==> flow/design.v <==
module AudioADC
(
input rst,  
input AUD_BCLK,  
input AUD_ADCLRCK,  
input AUD_ADCDAT,  
output reg done,
output reg [31:0]digital_signal_out
);
parameter START = 3'd0, RECIEVE = 3'd1, DONE = 3'd2, ERROR = 3'd3;
reg [2:0]S, NS;
reg [4:0]bits_left;
reg [31:0]temp_data;
always @(posedge AUD_BCLK or negedge rst)
begin
	if(rst == 1'b0)
		S <= START;
	else
		S <= NS;
end
always @ (posedge AUD_BCLK or negedge rst)
begin
	if(rst == 0)
	begin
		done <= 1'b0;
		bits_left <= 5'd31;
		digital_signal_out <= 31'd0;
	end
	else		
		case(S)
			START: 
			begin
				done <= 1'b0;
				bits_left <= 5'd31;
			end
			RECIEVE:
			begin
				bits_left <= bits_left - 5'd1;
				temp_data[bits_left] <= AUD_ADCDAT;
			end	
			DONE:
			begin
				done <= 1'b1;
				bits_left <= 5'd31;			
				digital_signal_out <= temp_data;
			end	
		endcase
end
always @ (*)
begin
	case (S)
		START:
		begin
			if(AUD_ADCLRCK == 1'd1)
				NS = RECIEVE;
			else
				NS = START;
		end
		RECIEVE:
		begin
			if(bits_left == 5'd0)
				NS = DONE;
			else
				NS = RECIEVE;
		end
		DONE: NS = START;
		ERROR: NS = ERROR;
		default: NS = ERROR;
	endcase
end
endmodule
module AudioDAC
(
input rst,
input AUD_BCLK,  
input AUD_DACLRCK,  
input [31:0]digital_signal_in,
output reg done,
output reg AUD_DACDAT  
);
parameter START = 3'd0, SEND = 3'd1, DONE = 3'd2, ERROR = 3'd3;
reg [2:0]S, NS;
reg [4:0]bits_left;
reg [31:0]temp_data;
always @(posedge AUD_BCLK or negedge rst)
begin
	if(rst == 1'b0)
		S <= START;
	else
		S <= NS;
end
always @ (posedge AUD_BCLK or negedge rst)
begin
	if(rst == 0)
		begin
			done <= 1'b0;
			bits_left <= 5'd31;
			temp_data <= 32'd0;
		end
	else
		case(S)
			START:
			begin
				done <= 1'b0;
				bits_left <= 5'd31;
				temp_data <= digital_signal_in;
			end
			SEND: bits_left <= bits_left - 5'd1;
			DONE:
			begin
				done <= 1'b1;				
				bits_left <= 5'd31;
			end
		endcase
end
always @ (*)
begin
	AUD_DACDAT = temp_data[bits_left];
	case (S)
		START:
		begin
			if(AUD_DACLRCK == 1)
				NS = SEND;
			else
				NS = START;	
		end
		SEND:
		begin
			if(bits_left == 5'd0)
				NS = DONE;
			else
				NS = SEND;
		end
		DONE: NS = START;
		ERROR: NS = ERROR;
		default: NS = ERROR;
	endcase
end
endmodule
module LowPassFilter
(
input rst,
input AUDIO_CLK, 
input AUD_DACLRCK, 
input [31:0]currentADCData,
output reg [31:0]lowPassFilterOutput
);
reg [31:0]lastAudioIn;
reg [31:0]lastOutput;
wire signed [31:0]leftAudio = {{16{currentADCData[31]}}, currentADCData[31:16]};
wire signed [31:0]leftLastOutput = {{16{lastOutput[31]}}, lastOutput[31:16]};
reg signed [31:0]leftResult;
wire signed [31:0]rightAudio = { {16{currentADCData[15]}}, currentADCData[15:0]};
wire signed [31:0]rightLastOutput = {{16{lastOutput[15]}}, lastOutput[15:0]};
reg signed [31:0]rightResult;
always @ (*)
begin
	leftResult = (($signed(32'd16) * $signed(leftAudio)) / $signed(32'd141)) + (($signed(32'd125) * $signed(leftLastOutput)) / $signed(32'd141));
	rightResult = (($signed(32'd16) * $signed(rightAudio)) / $signed(32'd141)) + (($signed(32'd125) * $signed(rightLastOutput)) / $signed(32'd141));
	lowPassFilterOutput[31:16] = leftResult[15:0];
	lowPassFilterOutput[15:0] =  rightResult[15:0];
end
always @ (posedge AUDIO_CLK or negedge rst)
begin	
	if(rst == 0)
		lastOutput <= 32'd0;
	else 
		if(AUD_DACLRCK == 1'b1)
			lastOutput <= lowPassFilterOutput;
end
endmodule
module HighPassFilter
(
input rst,
input AUDIO_CLK, 
input AUD_DACLRCK,  
input [31:0]currentADCData,
output reg [31:0]highPassFilterOutput
);
reg [31:0]lastAudioIn;
reg [31:0]lastOutput;
wire signed [31:0]leftAudio = {{16{currentADCData[31]}}, currentADCData[31:16]};
wire signed [31:0]leftLastOutput = {{16{lastOutput[31]}}, lastOutput[31:16]};
wire signed [31:0]leftLastInput = { {16{lastAudioIn[31]}}, lastAudioIn[31:16]};
reg signed [31:0]leftResult;
wire signed [31:0]rightAudio = {{16{currentADCData[15]}}, currentADCData[15:0]};
wire signed [31:0]rightLastOutput = {{16{lastOutput[15]}}, lastOutput[15:0]};
wire signed [31:0]rightLastInput = {{16{lastAudioIn[15]}}, lastAudioIn[15:0]};
reg signed [31:0]rightResult;
always @ (*)
begin
	leftResult = (($signed(32'd16) * ($signed(leftLastOutput) + $signed(leftAudio) - $signed(leftLastInput))) / $signed(32'd141));
	rightResult = (($signed(32'd16) * ($signed(rightLastOutput) + $signed(rightAudio) - $signed(rightLastInput))) / $signed(32'd141));
	highPassFilterOutput[31:16] = leftResult[15:0];
	highPassFilterOutput[15:0] =  rightResult[15:0];
end
always @ (posedge AUDIO_CLK or negedge rst)
begin	
	if(rst == 0)
	begin
		lastOutput <= 32'd0;
		lastAudioIn <= 32'd0;
	end
	else 
		if(AUD_DACLRCK == 1'b1)
		begin
			lastOutput <= highPassFilterOutput;
			lastAudioIn <= currentADCData;
		end
end
endmodule
module EchoFilter
(
input rst,
input AUDIO_CLK, 
input AUD_DACLRCK, 
input [31:0]currentADCData,
output reg [31:0]echoFilterOutput
);
reg [31:0]lastAudioIn;
wire signed [31:0]leftAudio = {{16{currentADCData[31]}}, currentADCData[31:16]};
wire signed [31:0]leftLastInput = {{16{lastAudioIn[31]}}, lastAudioIn[31:16]};
reg signed [31:0]leftResult;
wire signed [31:0]rightAudio = {{16{currentADCData[15]}}, currentADCData[15:0]};
wire signed [31:0]rightLastInput = {{16{lastAudioIn[15]}}, lastAudioIn[15:0]};
reg signed [31:0]rightResult;
always @ (*)
begin
	leftResult = (($signed(32'd3) * $signed(leftLastInput)) / $signed(32'd4)) + $signed(leftAudio) ;
	rightResult = (($signed(32'd3) * $signed(rightLastInput)) / $signed(32'd4)) + $signed(rightAudio);
	echoFilterOutput[31:16] = leftResult[15:0];
	echoFilterOutput[15:0] =  rightResult[15:0];
end
always @ (posedge AUDIO_CLK or negedge rst)
begin	
	if(rst == 0)
		lastAudioIn <= 32'd0;
	else 
		if(AUD_DACLRCK == 1'b1)
			lastAudioIn <= currentADCData;
end
endmodule
module audio_core
(
	input AUD_BCLK,
	input rst,
	input [2:0]SW,
	input AUD_ADCLRCK,
	input AUD_ADCDAT,
	input AUD_DACLRCK,
	output AUD_DACDAT
);
wire DACDone;
wire ADCDone;
wire [31:0]currentADCData;
reg [31:0]currentDACData;
AudioDAC myDAC(
	rst,  
	AUD_BCLK,  
	AUD_DACLRCK,  
	currentDACData,  
	DACDone,  
	AUD_DACDAT  
);
AudioADC myADC(
	rst,  
	AUD_BCLK,  
	AUD_ADCLRCK,  
	AUD_ADCDAT,  
	ADCDone,  
	currentADCData  
);
wire [31:0]lowPassFilterOutput;
LowPassFilter lowpass(rst, AUD_BCLK, AUD_DACLRCK, currentADCData, lowPassFilterOutput);
wire [31:0]highPassFilterOutput;
HighPassFilter highpass(rst, AUD_BCLK, AUD_DACLRCK, currentADCData, highPassFilterOutput);
wire [31:0]echoFilterOutput;
EchoFilter echo(rst, AUD_BCLK, AUD_DACLRCK, currentADCData, echoFilterOutput);
always @(*)
begin
	case({SW[2], SW[1], SW[0]})
		3'b001: currentDACData = lowPassFilterOutput; 
		3'b010: currentDACData = highPassFilterOutput; 
		3'b100: currentDACData = echoFilterOutput; 
		default: currentDACData = currentADCData;
	endcase
end
endmodule
# From RTL to reports: audio_core
# The steps from the RTL of audio_core to its reports follow in flow order.
# Line numbers count from 1 in the design file above.
# Library cell names are shortened.
# The mark -- stands for no value.
[setup]
design = "audio_core"
clock = "AUD_BCLK"
lib = "sky130hd"
lib_corner = "tt_025C_1v80"

# After elaboration
# Yosys after proc, flatten, opt, wreduce and memory -nomap, before mapping. Memory bits, and registers merged into a memory's read port (data or address), are not among the register bits. Print and check cells are not counted. Equal cells are merged and count once.
[classes]
n_logic = 5
add_sub_neg = 13
shifts = 3
n_div = 6
n_mux = 9
n_reduce_logical = 11
multipliers = 4
eq_ne = 7
[op_table]
columns = ["operator", "count"]
rows = [
  ["divider 32 x 9 -> 32 bit (second input constant)", 6],
  ["multiplier 8 x 16 -> 24 bit (first input constant)", 2],
  ["multiplier 3 x 16 -> 19 bit (first input constant)", 2],
  ["parallel mux 32 bit (select 3 bit)", 1],
  ["adder 16 bit", 4],
  ["subtractor 17 x 16 -> 18 bit", 2],
  ["adder 16 x 16 -> 17 bit", 2],
  ["variable shift 1 x 6 -> 32 bit", 1],
  ["variable shift 1 x 6 -> 32 bit (first input constant)", 1],
  ["adder 16 x 1 -> 16 bit", 2],
  ["bitwise AND 32 bit", 1],
  ["bitwise OR 32 bit", 1],
  ["indexed select 32 x 5 -> 1 bit", 1],
  ["inverter 32 bit", 1],
  ["parallel mux 5 bit (select 2 bit)", 2],
  ["parallel mux 3 bit (select 3 bit)", 2],
  ["subtractor 5 x 1 -> 5 bit (second input constant)", 2],
  ["zero test 5 bit", 2],
  ["equality test 3 x 1 -> 1 bit (second input constant)", 3],
  ["equality test 3 x 2 -> 1 bit (second input constant)", 3],
  ["OR reduction 2 bit", 4],
  ["zero test 3 bit", 2],
  ["negation 5 -> 6 bit", 1],
  ["nonzero test 2 bit", 2],
  ["two-way mux 2 bit", 2],
  ["equality test 3 bit (second input constant)", 1],
  ["bitwise AND 1 bit", 2],
  ["AND reduction 2 bit", 1],
  ["two-way mux 1 bit", 2],
]
[bits]
output_inout_bits = 1
register_bits = 208
inputBits = 8
wordCells = 68

# Logic depth
# Longest topological path by Yosys (ltp), each cell counted once; first at word level (registers and memories cut), then after technology mapping (sequential cells cut; the memories' decode and read muxes count).
[logic_depth]
depth_word = 6
ABC_AREA = 1
mapped_depth = 174
depth_no_buf = 167

# Mapped cells and area
# The flow's flattened synthesis, as Yosys stat reports it; memories are mapped. The netlist is that of the ABC_AREA named above (0 if unset); the other value can give another one.
# Totals and module areas in this step are rounded.
[mapped]
cell_count = 8194
area_um2 = 49990
n_buf = 132
flip_flops = 208
sequential_area_um2 = 5380
[by_type]
columns = ["cell", "count", "type_area_um2"]
rows = [
  ["nand2_1", 2278, 8.55E+03],
  ["inv_1", 1378, 5.17E+03],
  ["ha_1", 332, 4.15E+03],
  ["dfrtp_1", 164, 4.1E+03],
  ["xor2_1", 429, 3.76E+03],
  ["nand3_1", 724, 3.62E+03],
  ["fa_1", 156, 3.12E+03],
  ["nor2_1", 577, 2.17E+03],
  ["nand2_2", 343, 2.15E+03],
  ["o21ai_0", 371, 1.86E+03],
  ["a21oi_1", 244, 1.22E+03],
  ["nand2_4", 95, 1.07E+03],
  ["edfxtp_1", 32, 960.922],
  ["nand4_1", 129, 807.024],
  ["xnor2_1", 76, 665.638],
  ["nor2_4", 45, 506.736],
  ["nand3_2", 49, 490.47],
  ["nor2_2", 74, 462.944],
]
# Other cell types: 60; their cells: 698.

# Path before layout
# OpenSTA on the mapped netlist: ideal clock, no wires. The path of least setup slack (recovery checks aside). Input and output delay are each 20% of the period. Register names are those of the netlist, which keeps one name where synthesis merged equal registers.
[synth_path]
path_type = "reg2reg"
start = "register lowpass.lastOutput[31]"
end = "register lowpass.lastOutput[31]"
required_time_ps = 39872
delay_ps = 17910
launch_ps = 0
arrival_ps = 17782
path_stages = 159
clock_period_ps = 40000
path_slack_ps = 22090
n_path_buf = 10
setup_ps = 128
synth_period_reached_ps = 17910
# "delay_ps" is the arrival time less input delay plus setup time.
# "path_stages" counts driving pins, that of a launching flip-flop among them; a cell with two outputs on the path counts twice.
# "synth_period_reached_ps" = period - worst setup slack (recovery checks aside). The figure is calculated, with input and output delays left at 20% of the set period.
# Between the ends stands the longest chain of elaborated cells between them, by number of cells; it is not shown to be the way that was timed. Of several equally long chains one is given.
# Each line given opens the expression or statement behind the cell; cells for indexed reads and writes are added by Yosys, which also makes memories of some case tables.
[synth_between]
path_cell_list = "dfrtp_1 inv_1 fa_1 fa_1 inv_1 fa_1 inv_1 fa_1 inv_1 ha_1 nand2_1 nor2_1 inv_1 nor2_1 nand4_1 nand3_1 xor2_1 nand2_1 (+123 left out) o21bai_1 a21oi_1 o21bai_1 a21oi_1 o21ai_0 a21oi_1 o21ai_0 nand3_1 nand2_1 nand2_1 nand2_1 a21oi_1 xor2_1 nand3b_1 nand2_1 nand3_1 nand3_1 o21ai_1"
elab_chain_cells = 3
cells_between = 3
cone_lines = 1
cone_classes = "add/sub (1); mul (1); div (1)"
[synth_lines]
columns = ["item", "line", "source"]
rows = [
  ["start: declaration", 149, "reg [31:0]lastOutput;"],
  ["start: assignment", 166, "lastOutput <= 32'd0;"],
  ["start: assignment", 169, "lastOutput <= lowPassFilterOutput;"],
  ["multiplier 8 x 16 -> 24 bit", 158, "leftResult = (($signed(32'd16) * $signed(leftAudio)) / $signed(32'd141)) + (($signed(32'd125) * $signed(leftLa ..."],
  ["divider 32 x 9 -> 32 bit", 158, ""],
  ["adder 16 bit", 158, ""],
  ["end: assignment", 166, ""],
  ["end: assignment", 169, ""],
  ["end: declaration", 149, ""],
]

# Path in the finished layout
# Path of least setup slack in the final report of entry A (OpenROAD, finished layout, wires in). Where an end is a register, its clock arrival counts in the times.
# The report prints the path's times to 10 ps; the period is as set.
[layout_path]
path_type = "reg2reg"
start = "register lowpass.lastOutput[26]"
end = "register lowpass.lastOutput[31]"
required_time_ps = 31240
launch_ps = 570
setup_ps = 130
path_slack_ps = 8850
clock_period_ps = 30800
n_path_buf = 0
path_stages = 153
arrival_ps = 22390
# Between the ends stands the longest chain of elaborated cells between them, by number of cells; it is not shown to be the way that was timed. Of several equally long chains one is given.
[layout_between]
path_cell_list = "dfrtp_1 inv_1 fa_1 fa_1 inv_1 fa_1 inv_1 fa_1 inv_1 ha_1 a21oi_1 o21ai_0 a21oi_1 nand2_1 nand2_1 nand2_1 nand2_2 nand2_4 (+117 left out) o21bai_1 a21oi_1 o21bai_1 a21oi_1 o21ai_0 a21oi_1 o21ai_0 nand3_1 nand2_1 nand2_1 nand2_1 a21oi_1 xor2_1 nand3b_1 nand2_1 nand3_1 nand3_1 o21ai_1"
elab_chain_cells = 3
cells_between = 3
cone_lines = 1
cone_classes = "add/sub (1); mul (1); div (1)"
[layout_lines]
columns = ["item", "line", "source"]
rows = [
  ["start: declaration", 149, "reg [31:0]lastOutput;"],
  ["start: assignment", 166, "lastOutput <= 32'd0;"],
  ["start: assignment", 169, "lastOutput <= lowPassFilterOutput;"],
  ["multiplier 8 x 16 -> 24 bit", 158, "leftResult = (($signed(32'd16) * $signed(leftAudio)) / $signed(32'd141)) + (($signed(32'd125) * $signed(leftLa ..."],
  ["divider 32 x 9 -> 32 bit", 158, ""],
  ["adder 16 bit", 158, ""],
  ["end: assignment", 166, ""],
  ["end: assignment", 169, ""],
  ["end: declaration", 149, ""],
]

# audio_core through Yosys and OpenROAD on sky130hd: 5 stored runs, unordered, with their settings and measured results. The constraints put input and output delay at 20% of the set period each and load the outputs with 0.01 pF.
# "achieved_clock_period_ps" = clock period - worst setup slack. The figure is calculated, with input and output delays left at 20% of the set period.
# "critical_path_time_ps": the worst setup path's part of the clock period (all of it between registers, 20% less for each end at a port) less its slack. A launch clock that arrives late makes it longer, a capture clock that arrives late makes it shorter.
# "critical_path_time_ps" is given in steps of 10 ps.
# The results are shown rounded.

[[run]]
name = "entry A"
[run.settings]
ABC_AREA = 1
CELL_PAD_IN_SITES_DETAIL_PLACEMENT = 0
CORE_ASPECT_RATIO = 1.17
CORE_MARGIN = 7
CORE_UTILIZATION = 37
CTS_CLUSTER_DIAMETER = 206
MAX_ROUTING_LAYER = "met4"
PLACE_DENSITY_LB_ADDON = 0.03
SLEW_MARGIN = 35
TNS_END_PERCENT = 40
period_ns = 30.8
CAP_MARGIN = 20
[run.results]
finish.stdcell_area_um2 = 52370
hold_worst_slack_ps = 458
die_um2 = 145600
finish.utilization_frac = 0.392
synth_chip_area_um2 = 49990
critical_path_time_ps = 21950
timing.worst_path_kind = "reg2reg"
achieved_clock_period_ps = 21945
setup_ws_ps = 8855
fin_tns_ps = 0

[[run]]
name = "entry B"
[run.settings]
period_ns = 27.7
CAP_MARGIN = 20
CORE_MARGIN = 2
CORE_UTILIZATION = 40
SLEW_MARGIN = 20
[run.results]
finish.stdcell_area_um2 = 57570
hold_worst_slack_ps = 464
die_um2 = 140600
finish.utilization_frac = 0.42
synth_chip_area_um2 = 55060
critical_path_time_ps = 25780
timing.worst_path_kind = "reg2reg"
achieved_clock_period_ps = 25776
setup_ws_ps = 1924
fin_tns_ps = 0

[[run]]
name = "entry C"
[run.settings]
CORE_UTILIZATION = 56
period_ns = 27.7
CAP_MARGIN = 20
CORE_MARGIN = 2
SLEW_MARGIN = 20
[run.results]
finish.stdcell_area_um2 = 56930
hold_worst_slack_ps = 467
die_um2 = 100800
finish.utilization_frac = 0.581
synth_chip_area_um2 = 55060
critical_path_time_ps = 25510
timing.worst_path_kind = "reg2reg"
achieved_clock_period_ps = 25511
setup_ws_ps = 2189
fin_tns_ps = 0

[[run]]
name = "entry D"
[run.settings]
ABC_AREA = 1
CAP_MARGIN = 0
CELL_PAD_IN_SITES_DETAIL_PLACEMENT = 1
CELL_PAD_IN_SITES_GLOBAL_PLACEMENT = 1
CORE_ASPECT_RATIO = 0.75
CORE_MARGIN = 6
CORE_UTILIZATION = 37
CTS_CLUSTER_DIAMETER = 200
CTS_CLUSTER_SIZE = 96
GPL_ROUTABILITY_DRIVEN = 1
GPL_TIMING_DRIVEN = 0
HOLD_SLACK_MARGIN = 0.13
MAX_ROUTING_LAYER = "met5"
MIN_ROUTING_LAYER = "met2"
PLACE_DENSITY_LB_ADDON = 0.03
SLEW_MARGIN = 35
TNS_END_PERCENT = 20
period_ns = 16.0
[run.results]
finish.stdcell_area_um2 = 65360
hold_worst_slack_ps = 477
die_um2 = 144200
finish.utilization_frac = 0.489
synth_chip_area_um2 = 49990
critical_path_time_ps = 20030
timing.worst_path_kind = "reg2reg"
achieved_clock_period_ps = 20032
setup_ws_ps = -4032
fin_tns_ps = -218400

[[run]]
name = "entry E"
[run.settings]
ABC_AREA = 1
CELL_PAD_IN_SITES_DETAIL_PLACEMENT = 0
CORE_ASPECT_RATIO = 1.17
CORE_MARGIN = 10
CORE_UTILIZATION = 37
CTS_CLUSTER_DIAMETER = 206
GPL_ROUTABILITY_DRIVEN = 0
MAX_ROUTING_LAYER = "met4"
PLACE_DENSITY_LB_ADDON = 0.03
SLEW_MARGIN = 35
TNS_END_PERCENT = 20
period_ns = 30.8
CAP_MARGIN = 20
[run.results]
finish.stdcell_area_um2 = 52270
hold_worst_slack_ps = 460
die_um2 = 150200
finish.utilization_frac = 0.39
synth_chip_area_um2 = 49990
critical_path_time_ps = 22030
timing.worst_path_kind = "reg2reg"
achieved_clock_period_ps = 22035
setup_ws_ps = 8765
fin_tns_ps = 0
